==> flow/design.v <==
`timescale 1ns/10ps
module SVD (
    clk,
    rst,
    we,
    oe,
    data_i,
    element_sel,
    ready,
    data_o_UV,
    data_o_S
);
input                clk;
input                rst;
input                we;
input                oe;
input         [1:0]  element_sel;
input         [4:0]  data_i;
output reg           ready;
output        [7:0]  data_o_UV;
output        [6:0]  data_o_S;
parameter STAND_BY   = 3'd0;
parameter DATA_IN    = 3'd1;
parameter CACULATION = 3'd2;
parameter READY      = 3'd3;
parameter DATA_OUT   = 3'd4;
parameter INPUT_0    = 2'd0;
parameter INPUT_1    = 2'd1;
parameter INPUT_2    = 2'd2;
parameter INPUT_3    = 2'd3;
parameter OUTPUT_0   = 2'd0;
parameter OUTPUT_1   = 2'd1;
parameter OUTPUT_2   = 2'd2;
parameter OUTPUT_3   = 2'd3;
wire                 next_start;
wire                 next_output_bit_sel;
wire                 finish;
wire                 ready_next;
reg           [2:0]  state;
reg           [2:0]  next_state;
reg                  start;
reg                  output_bit_sel;
reg           [2:0]  element_cnt;
reg           [2:0]  next_element_cnt;
reg    signed [9:0]  a0_i;
reg    signed [9:0]  a1_i;
reg    signed [9:0]  a2_i;
reg    signed [9:0]  a3_i;
reg    signed [9:0]  next_a0_i;
reg    signed [9:0]  next_a1_i;
reg    signed [9:0]  next_a2_i;
reg    signed [9:0]  next_a3_i;
reg           [7:0]  data_o_UV_r;
reg           [6:0]  data_o_S_r;
wire   signed [13:0] S0, S1, S2, S3;         
wire   signed [7:0]  U0, U1, U2, U3;
wire   signed [7:0]  V0, V1, V2, V3;
reg    signed [10:0] U[0:1][0:1],            
                     U_next[0:1][0:1],
                     V[0:1][0:1],
                     V_next[0:1][0:1];
reg    signed [17:0] S[0:1][0:1],            
                     S_next[0:1][0:1];
reg                  uv_count;
wire                 uv_count_next;
reg           [3:0]  i_count;
wire          [3:0]  i_count_next;
reg                  ref_count;
wire                 ref_count_next;
reg           [1:0]  state_c, 
                     state_c_next;
reg    signed [26:0] temp_S[0:1][0:1];
reg    signed [19:0] temp_U[0:1][0:1],
                     temp_V[0:1][0:1];
parameter UV_COUNT  = 1'd1;
parameter I_COUNT   = 4'd9;
parameter REF_COUNT = 1'd1;
parameter WAIT      = 2'd0;
parameter ROTATE    = 2'd1;
parameter MULTIPLY  = 2'd2;
parameter REFLECT   = 2'd3;
wire signed [17:0] KS  = 18'b0_0000_0000_010_111_100;
wire signed [10:0] KUV = 11'b0_0_100_110_101;
integer i, j;
assign next_start  = (element_cnt == 3'd3 && next_element_cnt == 3'd4)? 1'd1 : 1'd0;
assign next_output_bit_sel = (state == DATA_OUT || state == DATA_IN)? ~output_bit_sel : 1'd0; 
assign finish = (state == DATA_OUT && element_sel == OUTPUT_3 && output_bit_sel == 1'd1)? 1'd1 : 1'd0;
assign data_o_UV   = data_o_UV_r;
assign data_o_S   = data_o_S_r;
always@(*) begin
    case(state)
        STAND_BY:begin
            if(we == 1'd1) next_state = DATA_IN;
            else next_state = STAND_BY;
        end
        DATA_IN:begin
            if(start == 1'd1) next_state = CACULATION;
            else next_state = DATA_IN;
        end
        CACULATION:begin
            if(ready == 1'd1) next_state = READY;
            else next_state = CACULATION;
        end
        READY:begin
            if(oe == 1'd1) next_state = DATA_OUT;
            else next_state = READY;
        end
        DATA_OUT:begin
            if(finish == 1'd1) next_state = STAND_BY;
            else next_state = DATA_OUT;
        end
        default:next_state = state;
    endcase
end
always@(*) begin
    next_a0_i        = a0_i;
    next_a1_i        = a1_i;
    next_a2_i        = a2_i;
    next_a3_i        = a3_i;
    next_element_cnt = 3'd0;
    data_o_UV_r      = 8'd0;
    data_o_S_r       = 7'd0;
    case(state)
        DATA_IN:begin
            case(element_sel)
                INPUT_0: begin
                    if(output_bit_sel == 1'd0) begin
                        next_a0_i[4:0] = data_i;
                        next_element_cnt = element_cnt;
                    end
                    else begin
                        next_a0_i[9:5] = data_i;
                        next_element_cnt = element_cnt + 3'd1;
                    end
                end
                INPUT_1:begin
                    if(output_bit_sel == 1'd0) begin
                        next_a1_i[4:0] = data_i;
                        next_element_cnt = element_cnt;
                    end
                    else begin
                        next_a1_i[9:5] = data_i;
                        next_element_cnt = element_cnt + 3'd1;
                    end
                end
                INPUT_2:begin
                    if(output_bit_sel == 1'd0) begin
                        next_a2_i[4:0] = data_i;
                        next_element_cnt = element_cnt;
                    end
                    else begin
                        next_a2_i[9:5] = data_i;
                        next_element_cnt = element_cnt + 3'd1;
                    end
                end
                INPUT_3:begin 
                    if(output_bit_sel == 1'd0) begin
                        next_a3_i[4:0] = data_i;
                        next_element_cnt = element_cnt;
                    end
                    else begin
                        next_a3_i[9:5] = data_i;
                        next_element_cnt = element_cnt + 3'd1;
                    end
                end
            endcase
        end
        DATA_OUT:begin
            case(element_sel)
                OUTPUT_0: begin
                    if(output_bit_sel == 1'd0) begin
                        data_o_UV_r = U0[7:0];
                        data_o_S_r  = S0[6:0];
                    end
                    else begin
                        data_o_UV_r = V0[7:0];
                        data_o_S_r  = S0[13:7];
                    end
                end
                OUTPUT_1: begin
                    if(output_bit_sel == 1'd0) begin
                        data_o_UV_r = U1[7:0];
                        data_o_S_r  = S1[6:0];
                    end
                    else begin
                        data_o_UV_r = V1[7:0];
                        data_o_S_r  = S1[13:7];
                    end
                end
                OUTPUT_2: begin
                    if(output_bit_sel == 1'd0) begin
                        data_o_UV_r = U2[7:0];
                        data_o_S_r  = S2[6:0];
                    end
                    else begin
                        data_o_UV_r = V2[7:0];
                        data_o_S_r  = S2[13:7];
                    end
                end
                OUTPUT_3: begin
                    if(output_bit_sel == 1'd0) begin
                        data_o_UV_r = U3[7:0];
                        data_o_S_r  = S3[6:0];
                    end
                    else begin
                        data_o_UV_r = V3[7:0];
                        data_o_S_r  = S3[13:7];
                    end
                end
            endcase
        end
        default:begin
            next_a0_i        = a0_i;
            next_a1_i        = a1_i;
            next_a2_i        = a2_i;
            next_a3_i        = a3_i;
            next_element_cnt = 3'd0;
            data_o_UV_r      = 8'd0;
            data_o_S_r       = 7'd0;
        end
    endcase
end
assign uv_count_next  = (state_c == WAIT)? 1'd0: uv_count + 1'b1;
assign i_count_next   = (start == 1'd1 || (uv_count == UV_COUNT && i_count == I_COUNT))? 
                            4'd0: (uv_count == UV_COUNT)? i_count + 4'd1: i_count;
assign ref_count_next = (state_c == MULTIPLY && state_c_next == REFLECT)? 1'd0: ~ref_count;
assign ready_next = (start == 1'd1)? 1'd0: (state_c == REFLECT && ref_count == REF_COUNT)? 1'd1: ready;
assign S0 = S[0][0] >>> 4;
assign S1 = S[0][1] >>> 4;
assign S2 = S[1][0] >>> 4;
assign S3 = S[1][1] >>> 4;
assign U0 = U[0][0] >>> 3;
assign U1 = U[0][1] >>> 3;
assign U2 = U[1][0] >>> 3;
assign U3 = U[1][1] >>> 3;
assign V0 = V[0][0] >>> 3;
assign V1 = V[0][1] >>> 3;
assign V2 = V[1][0] >>> 3;
assign V3 = V[1][1] >>> 3;
always@(*) begin
    state_c_next = state_c;
    case(state_c)
        WAIT:     if(start == 1'd1) state_c_next = ROTATE;
        ROTATE:   if(uv_count == UV_COUNT && i_count == I_COUNT) state_c_next = MULTIPLY;
        MULTIPLY: state_c_next = REFLECT;
        REFLECT:  if(ref_count == REF_COUNT) state_c_next = WAIT;
    endcase
end
always@(*) begin
    temp_S[0][0] = 27'd0;
    temp_S[0][1] = 27'd0;
    temp_S[1][0] = 27'd0;
    temp_S[1][1] = 27'd0;
    temp_U[0][0] = 20'd0;
    temp_U[0][1] = 20'd0;
    temp_U[1][0] = 20'd0;
    temp_U[1][1] = 20'd0;
    temp_V[0][0] = 20'd0;
    temp_V[0][1] = 20'd0;
    temp_V[1][0] = 20'd0;
    temp_V[1][1] = 20'd0;
    S_next[0][0] = S[0][0];
    S_next[0][1] = S[0][1];
    S_next[1][0] = S[1][0];
    S_next[1][1] = S[1][1];
    U_next[0][0] = U[0][0];
    U_next[0][1] = U[0][1];
    U_next[1][0] = U[1][0];
    U_next[1][1] = U[1][1];
    V_next[0][0] = V[0][0];
    V_next[0][1] = V[0][1];
    V_next[1][0] = V[1][0];
    V_next[1][1] = V[1][1];
    case(state_c)
        WAIT: begin
            if(start == 1'd1) begin
                S_next[0][0] = $signed({ {2{a0_i[9]}}, a0_i[8:0], 7'b0 });
                S_next[0][1] = $signed({ {2{a1_i[9]}}, a1_i[8:0], 7'b0 });
                S_next[1][0] = $signed({ {2{a2_i[9]}}, a2_i[8:0], 7'b0 });
                S_next[1][1] = $signed({ {2{a3_i[9]}}, a3_i[8:0], 7'b0 });
                U_next[0][0] = 11'd512;
                U_next[0][1] = 11'd0;
                U_next[1][0] = 11'd0;
                U_next[1][1] = 11'd512;
                V_next[0][0] = 11'd512;
                V_next[0][1] = 11'd0;
                V_next[1][0] = 11'd0;
                V_next[1][1] = 11'd512;
            end
        end
        ROTATE: begin
            if(uv_count == 1'd0 && S[1][0] != $signed(18'd0)) begin  
                if(S[0][0][17] ^ S[1][0][17]) begin
                    S_next[0][0] = S[0][0] - (S[1][0] >>> i_count);
                    S_next[1][0] = S[1][0] + (S[0][0] >>> i_count);
                    S_next[0][1] = S[0][1] - (S[1][1] >>> i_count);
                    S_next[1][1] = S[1][1] + (S[0][1] >>> i_count);
                    U_next[0][0] = U[0][0] - (U[0][1] >>> i_count);
                    U_next[0][1] = U[0][1] + (U[0][0] >>> i_count);
                    U_next[1][0] = U[1][0] - (U[1][1] >>> i_count);
                    U_next[1][1] = U[1][1] + (U[1][0] >>> i_count);
                end
                else begin
                    S_next[0][0] = S[0][0] + (S[1][0] >>> i_count);
                    S_next[1][0] = S[1][0] - (S[0][0] >>> i_count);
                    S_next[0][1] = S[0][1] + (S[1][1] >>> i_count);
                    S_next[1][1] = S[1][1] - (S[0][1] >>> i_count);
                    U_next[0][0] = U[0][0] + (U[0][1] >>> i_count);
                    U_next[0][1] = U[0][1] - (U[0][0] >>> i_count);
                    U_next[1][0] = U[1][0] + (U[1][1] >>> i_count);
                    U_next[1][1] = U[1][1] - (U[1][0] >>> i_count);
                end
            end
            else if(uv_count == 1'd1 && S[0][1] != $signed(18'd0))begin
                if(S[0][0][17] ^ S[0][1][17]) begin  
                    S_next[0][0] = S[0][0] - (S[0][1] >>> i_count);
                    S_next[0][1] = S[0][1] + (S[0][0] >>> i_count);
                    S_next[1][0] = S[1][0] - (S[1][1] >>> i_count);
                    S_next[1][1] = S[1][1] + (S[1][0] >>> i_count);
                    V_next[0][0] = V[0][0] - (V[0][1] >>> i_count);
                    V_next[0][1] = V[0][1] + (V[0][0] >>> i_count);
                    V_next[1][0] = V[1][0] - (V[1][1] >>> i_count);
                    V_next[1][1] = V[1][1] + (V[1][0] >>> i_count);
                end
                else begin
                    S_next[0][0] = S[0][0] + (S[0][1] >>> i_count);
                    S_next[0][1] = S[0][1] - (S[0][0] >>> i_count);
                    S_next[1][0] = S[1][0] + (S[1][1] >>> i_count);
                    S_next[1][1] = S[1][1] - (S[1][0] >>> i_count);
                    V_next[0][0] = V[0][0] + (V[0][1] >>> i_count);
                    V_next[0][1] = V[0][1] - (V[0][0] >>> i_count);
                    V_next[1][0] = V[1][0] + (V[1][1] >>> i_count);
                    V_next[1][1] = V[1][1] - (V[1][0] >>> i_count);
                end
            end
        end
        MULTIPLY: begin
            temp_S[0][0] = KS * S[0][0];
            temp_S[0][1] = KS * S[0][1];
            temp_S[1][0] = KS * S[1][0];
            temp_S[1][1] = KS * S[1][1];
            temp_U[0][0] = KUV * U[0][0];
            temp_U[0][1] = KUV * U[0][1];
            temp_U[1][0] = KUV * U[1][0];
            temp_U[1][1] = KUV * U[1][1];
            temp_V[0][0] = KUV * V[0][0];
            temp_V[0][1] = KUV * V[0][1];
            temp_V[1][0] = KUV * V[1][0];
            temp_V[1][1] = KUV * V[1][1];
            S_next[0][0] = temp_S[0][0] >>> 9; 
            S_next[0][1] = temp_S[0][1] >>> 9; 
            S_next[1][0] = temp_S[1][0] >>> 9; 
            S_next[1][1] = temp_S[1][1] >>> 9; 
            U_next[0][0] = temp_U[0][0] >>> 9; 
            U_next[0][1] = temp_U[0][1] >>> 9; 
            U_next[1][0] = temp_U[1][0] >>> 9; 
            U_next[1][1] = temp_U[1][1] >>> 9; 
            V_next[0][0] = temp_V[0][0] >>> 9; 
            V_next[0][1] = temp_V[0][1] >>> 9; 
            V_next[1][0] = temp_V[1][0] >>> 9; 
            V_next[1][1] = temp_V[1][1] >>> 9; 
        end
        REFLECT: begin
            if(S[ref_count][ref_count][17] == 1'd1) begin
                S_next[0][ref_count] = $signed(~S[0][ref_count] + 18'd1);
                S_next[1][ref_count] = $signed(~S[1][ref_count] + 18'd1);
                V_next[0][ref_count] = $signed(~V[0][ref_count] + 11'd1);
                V_next[1][ref_count] = $signed(~V[1][ref_count] + 11'd1);
            end
        end
    endcase
end
always@(posedge clk or negedge rst) begin
	if(!rst) begin
        state           <= STAND_BY;
        start           <= 1'd0;
        element_cnt     <= 3'd0;
        output_bit_sel  <= 1'd0;
        a0_i            <= 10'd0;
        a1_i            <= 10'd0;
        a2_i            <= 10'd0;
        a3_i            <= 10'd0;
        for(i = 0; i != 2; i = i + 1) begin
            for(j = 0; j != 2; j = j + 1) begin
                S[i][j] <= 18'd0;
                U[i][j] <= 11'd0;
                V[i][j] <= 11'd0;
            end
        end
        ready           <= 1'd1;
        uv_count        <= 1'd0;
        i_count         <= 4'd0;
        ref_count       <= 1'd0;
        state_c         <= WAIT;
	end
	else begin
        state           <= next_state;
        start           <= next_start;
        element_cnt     <= next_element_cnt;
        output_bit_sel  <= next_output_bit_sel;
        a0_i            <= next_a0_i;
        a1_i            <= next_a1_i;
        a2_i            <= next_a2_i;
        a3_i            <= next_a3_i;
        for(i = 0; i != 2; i = i + 1) begin
            for(j = 0; j != 2; j = j + 1) begin
                S[i][j] <= S_next[i][j];
                U[i][j] <= U_next[i][j];
                V[i][j] <= V_next[i][j];
            end
        end
        ready           <= ready_next;
        uv_count        <= uv_count_next;
        i_count         <= i_count_next;
        ref_count       <= ref_count_next;
        state_c         <= state_c_next;
	end
end
endmodule
Step by step through the tools: SVD
The steps from the RTL of SVD to its reports follow in flow order.
Lines are those of the file above, counted from 1.
Operators: Yosys type, input widths -> output width; for muxes data width and select width s.
Library cell names are shortened.
{"block": "inputs", "top_module": "SVD", "clock": "clk", "lib": "sky130hd", "corner": "tt_025C_1v80"}

Word-level counts
Yosys after proc, flatten, opt, wreduce and memory -nomap, before mapping. Print and check cells are not counted. Equal cells are merged and count once.
{"block": "word_totals", "in_bits": 11, "elab_cells": 322, "out_inout_bits": 16, "ff_bits": 217}
{"block": "classes", "reduce_logical": 48, "n_eq": 38, "multipliers": 12, "mux": 128, "n_shift": 12, "addsub": 41, "n_logic": 14}
{"block": "op_table", "operator": "$mul 10x11->20 const A", "count": 8}
{"block": "op_table", "operator": "$mul 7x18->25 const A", "count": 4}
{"block": "op_table", "operator": "$mux 18", "count": 33}
{"block": "op_table", "operator": "$pmux 18 s4", "count": 6}
{"block": "op_table", "operator": "$mux 11", "count": 34}
{"block": "op_table", "operator": "$pmux 11 s4", "count": 5}
{"block": "op_table", "operator": "$add 18x18->18", "count": 8}
{"block": "op_table", "operator": "$sub 18x18->18", "count": 8}
{"block": "op_table", "operator": "$pmux 11 s3", "count": 4}
{"block": "op_table", "operator": "$pmux 18 s2", "count": 3}
{"block": "op_table", "operator": "$add 11x11->11", "count": 8}
{"block": "op_table", "operator": "$sub 11x11->11", "count": 8}
{"block": "op_table", "operator": "$sshr 11x4->11", "count": 8}
{"block": "op_table", "operator": "$sshr 18x4->18", "count": 4}
{"block": "op_table", "operator": "$pmux 11 s2", "count": 3}
{"block": "op_table", "operator": "$mux 10", "count": 4}
{"block": "op_table", "operator": "$mux 8", "count": 5}
{"block": "op_table", "operator": "$add 18x1->18 const B", "count": 2}
{"block": "op_table", "operator": "$not 18->18", "count": 2}
{"block": "op_table", "operator": "$reduce_bool 18->1", "count": 2}
{"block": "op_table", "operator": "$mux 7", "count": 5}
{"block": "op_table", "operator": "$pmux 8 s4", "count": 1}
{"block": "op_table", "operator": "$pmux 7 s4", "count": 1}
{"block": "op_table", "operator": "$reduce_and 3->1", "count": 9}
{"block": "op_table", "operator": "$ne 2x2->1 const B", "count": 13}
{"block": "op_table", "operator": "$reduce_or 3->1", "count": 8}
{"block": "op_table", "operator": "$add 11x1->11 const B", "count": 2}
{"block": "op_table", "operator": "$not 11->11", "count": 2}
Not listed: further kinds 31, cells in them 93.

Depth
Depth = most cells in a row (Yosys ltp): at word level without a register or memory, in the mapped netlist without a sequential cell, where the memories' decode and read muxes count.
{"block": "logic_depth", "word_depth": 12, "ABC_AREA": 0, "depth_mapped": 32, "mapped_depth_nobuf": 28}

Netlist
Source: synth_stat.txt of the flow (Yosys; design flattened, memories mapped). It holds for the ABC_AREA given above (unset counts as 0); a run with the other value may have another netlist.
The area totals of this step are shown rounded.
{"block": "types", "cell_type": "ha_1", "count": 776, "area_total_um2": 9.71E+03}
{"block": "types", "cell_type": "fa_1", "count": 428, "area_total_um2": 8.57E+03}
{"block": "types", "cell_type": "dfrtp_1", "count": 218, "area_total_um2": 5.46E+03}
{"block": "types", "cell_type": "xnor2_1", "count": 375, "area_total_um2": 3284.4}
{"block": "types", "cell_type": "inv_1", "count": 703, "area_total_um2": 2.64E+03}
{"block": "types", "cell_type": "mux2i_1", "count": 206, "area_total_um2": 2.06E+03}
{"block": "types", "cell_type": "mux4_2", "count": 88, "area_total_um2": 1.98E+03}
{"block": "types", "cell_type": "a21oi_1", "count": 364, "area_total_um2": 1.82E+03}
{"block": "types", "cell_type": "nand2_1", "count": 478, "area_total_um2": 1.79E+03}
{"block": "types", "cell_type": "o21ai_0", "count": 351, "area_total_um2": 1.76E+03}
{"block": "types", "cell_type": "xor2_1", "count": 186, "area_total_um2": 1.63E+03}
{"block": "types", "cell_type": "nor2_1", "count": 430, "area_total_um2": 1.61E+03}
{"block": "types", "cell_type": "mux2_2", "count": 68, "area_total_um2": 765.734}
{"block": "types", "cell_type": "clkbuf_1", "count": 191, "area_total_um2": 716.938}
{"block": "types", "cell_type": "a21o_1", "count": 76, "area_total_um2": 570.547}
{"block": "types", "cell_type": "a221oi_1", "count": 54, "area_total_um2": 472.954}
{"block": "types", "cell_type": "nor3_1", "count": 79, "area_total_um2": 395.379}
{"block": "types", "cell_type": "nand3_1", "count": 69, "area_total_um2": 345.331}
Other cell types: 82; their cells: 854.
{"block": "synth_totals", "yosys_area_um2": 52000, "sequential_area_um2": 5530, "mapped_cells": 5994, "ffs": 221, "n_buf": 258}

Worst setup path after synthesis
OpenSTA on the mapped netlist: ideal clock, no wires. The path of least setup slack (recovery checks aside). Input and output delay are each 20% of the period. Register names are those of the netlist, which keeps one name where synthesis merged equal registers.
{"block": "synth_path", "kind": "reg-to-reg", "startpoint": "reg i_count[3]", "endpoint": "reg S", "setup_slack_ns": 1.652, "delay_ns": 6.348, "tclk_ns": 8.0, "arrival_time_ns": 6.199, "t_first_pin_ns": 0.000, "path_buffers": 5, "required_ns": 7.851, "driving_pins": 31, "setup_ns": 0.149, "period_less_setup_slack_ns": 6.348}
"delay_ns" is the arrival time less input delay plus setup time.
"driving_pins": output pins that drive a net of the path, with the launching flip-flop's if there is one; two outputs of one cell count as two.
"period_less_setup_slack_ns" is the clock period less the worst setup slack; recovery checks do not enter. This is arithmetic on one report: input and output delays are still those of the set period (20% each).
Where an end lacks its bit number, it is one bit of the signal, or one of the new flip-flops if synthesis recoded a state register.
Between the ends stands the longest chain of elaborated cells between them, by number of cells; it is not shown to be the way that was timed. Of several equally long chains one is given.
Each line given opens the expression or statement behind the cell; cells for indexed reads and writes are added by Yosys, which also makes memories of some case tables.
{"block": "synth_via", "path_cell_list": "dfrtp_1 > buf_2 > inv_1 > buf_2 > buf_2 > clkbuf_1 > buf_2 > mux2i_1 > mux2_2 > ha_1 > inv_1 > nor2_1 > or4_1 > a211o_1 > a211o_1 > nand3b_4 > or2_1 > nor2_1 > xnor2_1 > o21ai_1 > ha_1 > or3_1 > nor3_1 > nor4b_1 > o21ai_0 > o221ai_1 > a31o_2 > nand4_1 > o31ai_1 > a311oi_1 > a41oi_1", "elab_chain_cells": 6, "cone_cells": 11, "classes_between": "add/sub: 4; shift: 2; mux: 5"}
{"block": "synth_rtl", "item": "from (decl)", "line_no": 66, "rtl": "reg           [3:0]  i_count;"}
{"block": "synth_rtl", "item": "from (assign)", "line_no": 392, "rtl": "i_count         <= 4'd0;"}
{"block": "synth_rtl", "item": "from (assign)", "line_no": 414, "rtl": "i_count         <= i_count_next;"}
{"block": "synth_rtl", "item": "$sshr 18x4->18", "line_no": 327, "rtl": "S_next[0][1] = S[0][1] - (S[0][0] >>> i_count);"}
{"block": "synth_rtl", "item": "$sub 18x18->18", "line_no": 327}
{"block": "synth_rtl", "item": "$mux 18", "line_no": 315, "rtl": "if(S[0][0][17] ^ S[0][1][17]) begin"}
{"block": "synth_rtl", "item": "$mux 18", "line_no": 314, "rtl": "else if(uv_count == 1'd1 && S[0][1] != $signed(18'd0))begin"}
{"block": "synth_rtl", "item": "$mux 18", "line_no": 292, "rtl": "if(uv_count == 1'd0 && S[1][0] != $signed(18'd0)) begin"}
{"block": "synth_rtl", "item": "$pmux 18 s4", "line_no": 274, "rtl": "case(state_c)"}
{"block": "synth_rtl", "item": "to (assign)", "line_no": 385, "rtl": "S[i][j] <= 18'd0;"}
{"block": "synth_rtl", "item": "to (assign)", "line_no": 407, "rtl": "S[i][j] <= S_next[i][j];"}
{"block": "synth_rtl", "item": "to (decl)", "line_no": 62, "rtl": "reg    signed [17:0] S[0:1][0:1],"}

Path in the finished layout
Path of least setup slack in the final report of run 2 (OpenROAD, finished layout, wires in). Where an end is a register, its clock arrival counts in the times.
{"block": "layout_path", "kind": "reg-to-reg", "startpoint": "reg i_count[0]", "endpoint": "reg S", "setup_slack_ns": 0.57, "t_first_pin_ns": 0.63, "setup_ns": 0.15, "driving_pins": 23, "arrival_time_ns": 7.40, "path_buffers": 1, "required_ns": 7.97, "tclk_ns": 7.48}
Where an end lacks its bit number, it is one bit of the signal, or one of the new flip-flops if synthesis recoded a state register.
Between the ends stands the longest chain of elaborated cells between them, by number of cells; it is not shown to be the way that was timed. Of several equally long chains one is given.
{"block": "layout_via", "path_cell_list": "dfrtp_4 > buf_4 > mux4_2 > mux4_2 > or4_1 > a211o_1 > a211o_1 > nand3b_4 > or2_1 > nor2_1 > xnor2_1 > o21ai_1 > ha_1 > or3_1 > nor3_1 > nor4b_1 > o21ai_0 > o221ai_1 > a31o_2 > nand4_1 > o31ai_1 > a311oi_1 > a41oi_1", "elab_chain_cells": 6, "cone_cells": 11, "classes_between": "add/sub: 4; shift: 2; mux: 5"}
{"block": "layout_rtl", "item": "from (decl)", "line_no": 66, "rtl": "reg           [3:0]  i_count;"}
{"block": "layout_rtl", "item": "from (assign)", "line_no": 392, "rtl": "i_count         <= 4'd0;"}
{"block": "layout_rtl", "item": "from (assign)", "line_no": 414, "rtl": "i_count         <= i_count_next;"}
{"block": "layout_rtl", "item": "$sshr 18x4->18", "line_no": 327, "rtl": "S_next[0][1] = S[0][1] - (S[0][0] >>> i_count);"}
{"block": "layout_rtl", "item": "$sub 18x18->18", "line_no": 327}
{"block": "layout_rtl", "item": "$mux 18", "line_no": 315, "rtl": "if(S[0][0][17] ^ S[0][1][17]) begin"}
{"block": "layout_rtl", "item": "$mux 18", "line_no": 314, "rtl": "else if(uv_count == 1'd1 && S[0][1] != $signed(18'd0))begin"}
{"block": "layout_rtl", "item": "$mux 18", "line_no": 292, "rtl": "if(uv_count == 1'd0 && S[1][0] != $signed(18'd0)) begin"}
{"block": "layout_rtl", "item": "$pmux 18 s4", "line_no": 274, "rtl": "case(state_c)"}
{"block": "layout_rtl", "item": "to (assign)", "line_no": 385, "rtl": "S[i][j] <= 18'd0;"}
{"block": "layout_rtl", "item": "to (assign)", "line_no": 407, "rtl": "S[i][j] <= S_next[i][j];"}
{"block": "layout_rtl", "item": "to (decl)", "line_no": 62, "rtl": "reg    signed [17:0] S[0:1][0:1],"}

Stored flow runs of SVD (4 of them; Yosys, OpenROAD, sky130hd). They differ in their settings and are not a sequence. Constraints: input delay and output delay 20% of the set period each, output load 0.01 pF.
"achieved_clock_period_ns" = clock period - worst setup slack. The figure is calculated, with input and output delays left at 20% of the set period.
The results are shown rounded.

Run 1
==> flow/run.sh <==
#!/bin/bash
# the make line also repeats the synthesis and layout settings of config.mk as NAME=value (left out here)
make -C /OpenROAD-flow-scripts/flow DESIGN_CONFIG=/design/flow/config.mk WORK_HOME=/design/flow/orfs CLKGATE_MAP_FILE= finish
==> flow/config.mk <==
export PLATFORM = sky130hd
export DESIGN_NAME = SVD
export DESIGN_NICKNAME = SVD
export VERILOG_FILES = /design/flow/design.v
export SDC_FILE = /design/flow/constraint.sdc
export NUM_CORES = 4
export LEC_CHECK = 0
export CAP_MARGIN = 20
export CELL_PAD_IN_SITES_DETAIL_PLACEMENT = 0
export CORE_MARGIN = 2
export CORE_UTILIZATION = 67
export CTS_CLUSTER_DIAMETER = 377
export GPL_ROUTABILITY_DRIVEN = 0
export MIN_ROUTING_LAYER = met2
export PLACE_DENSITY = 0.52
export SLEW_MARGIN = 25
==> flow/constraint.sdc <==
create_clock -name core_clock -period 10.0 [get_ports {clk}]
set_input_delay 2.0000 -clock core_clock [delete_from_list [all_inputs] [get_ports {clk}]]
set_output_delay 2.0000 -clock core_clock [all_outputs]
set_load 0.01 [all_outputs]

==> results of run 1, as JSON <==
{
  "outcome": "not finished: routing ended with error GRT-0116"
}

Run 2
==> flow/run.sh <==
#!/bin/bash
# the make line also repeats the synthesis and layout settings of config.mk as NAME=value (left out here)
make -C /OpenROAD-flow-scripts/flow DESIGN_CONFIG=/design/flow/config.mk WORK_HOME=/design/flow/orfs CLKGATE_MAP_FILE= finish
==> flow/config.mk <==
export PLATFORM = sky130hd
export DESIGN_NAME = SVD
export DESIGN_NICKNAME = SVD
export VERILOG_FILES = /design/flow/design.v
export SDC_FILE = /design/flow/constraint.sdc
export NUM_CORES = 4
export LEC_CHECK = 0
export CAP_MARGIN = 20
export CORE_MARGIN = 2
export CORE_UTILIZATION = 40
export SLEW_MARGIN = 20
==> flow/constraint.sdc <==
create_clock -name core_clock -period 7.48 [get_ports {clk}]
set_input_delay 1.4960 -clock core_clock [delete_from_list [all_inputs] [get_ports {clk}]]
set_output_delay 1.4960 -clock core_clock [all_outputs]
set_load 0.01 [all_outputs]

==> results of run 2, as JSON <==
{
  "synth_chip_area_um2": 52000,
  "die_area_um2": 133000,
  "stdcell_area_um2": 55600,
  "finish.utilization_pct": 43.1,
  "setup_ws_ns": 0.572,
  "final_setup_tns_ns": 0.000,
  "achieved_clock_period_ns": 6.908
}

Run 3
==> flow/run.sh <==
#!/bin/bash
# the make line also repeats the synthesis and layout settings of config.mk as NAME=value (left out here)
make -C /OpenROAD-flow-scripts/flow DESIGN_CONFIG=/design/flow/config.mk WORK_HOME=/design/flow/orfs CLKGATE_MAP_FILE= finish
==> flow/config.mk <==
export PLATFORM = sky130hd
export DESIGN_NAME = SVD
export DESIGN_NICKNAME = SVD
export VERILOG_FILES = /design/flow/design.v
export SDC_FILE = /design/flow/constraint.sdc
export NUM_CORES = 4
export LEC_CHECK = 0
export ABC_AREA = 1
export CAP_MARGIN = 25
export CORE_ASPECT_RATIO = 0.87
export CORE_MARGIN = 2
export CORE_UTILIZATION = 40
export CTS_CLUSTER_DIAMETER = 164
export CTS_CLUSTER_SIZE = 31
export GPL_ROUTABILITY_DRIVEN = 0
export HOLD_SLACK_MARGIN = 0.08
export MIN_ROUTING_LAYER = met2
export SETUP_SLACK_MARGIN = -0.28
export SLEW_MARGIN = 0
==> flow/constraint.sdc <==
create_clock -name core_clock -period 8.0 [get_ports {clk}]
set_input_delay 1.6000 -clock core_clock [delete_from_list [all_inputs] [get_ports {clk}]]
set_output_delay 1.6000 -clock core_clock [all_outputs]
set_load 0.01 [all_outputs]

==> results of run 3, as JSON <==
{
  "outcome": "not finished: routing ended with error GRT-0116"
}

Run 4
==> flow/run.sh <==
#!/bin/bash
# the make line also repeats the synthesis and layout settings of config.mk as NAME=value (left out here)
make -C /OpenROAD-flow-scripts/flow DESIGN_CONFIG=/design/flow/config.mk WORK_HOME=/design/flow/orfs CLKGATE_MAP_FILE= finish
==> flow/config.mk <==
export PLATFORM = sky130hd
export DESIGN_NAME = SVD
export DESIGN_NICKNAME = SVD
export VERILOG_FILES = /design/flow/design.v
export SDC_FILE = /design/flow/constraint.sdc
export NUM_CORES = 4
export LEC_CHECK = 0
export CAP_MARGIN = 15
export CELL_PAD_IN_SITES_DETAIL_PLACEMENT = 2
export CELL_PAD_IN_SITES_GLOBAL_PLACEMENT = 1
export CORE_MARGIN = 7
export CORE_UTILIZATION = 40
export CTS_CLUSTER_DIAMETER = 258
export CTS_CLUSTER_SIZE = 52
export GPL_ROUTABILITY_DRIVEN = 0
export GPL_TIMING_DRIVEN = 1
export HOLD_SLACK_MARGIN = 0.09
export PLACE_DENSITY_LB_ADDON = 0.13
export SLEW_MARGIN = 0
==> flow/constraint.sdc <==
create_clock -name core_clock -period 7.67 [get_ports {clk}]
set_input_delay 1.5340 -clock core_clock [delete_from_list [all_inputs] [get_ports {clk}]]
set_output_delay 1.5340 -clock core_clock [all_outputs]
set_load 0.01 [all_outputs]

==> results of run 4, as JSON <==
{
  "synth_chip_area_um2": 52000,
  "die_area_um2": 140000,
  "stdcell_area_um2": 55000,
  "finish.utilization_pct": 42.6,
  "setup_ws_ns": 0.435,
  "final_setup_tns_ns": 0.000,
  "achieved_clock_period_ns": 7.235
}
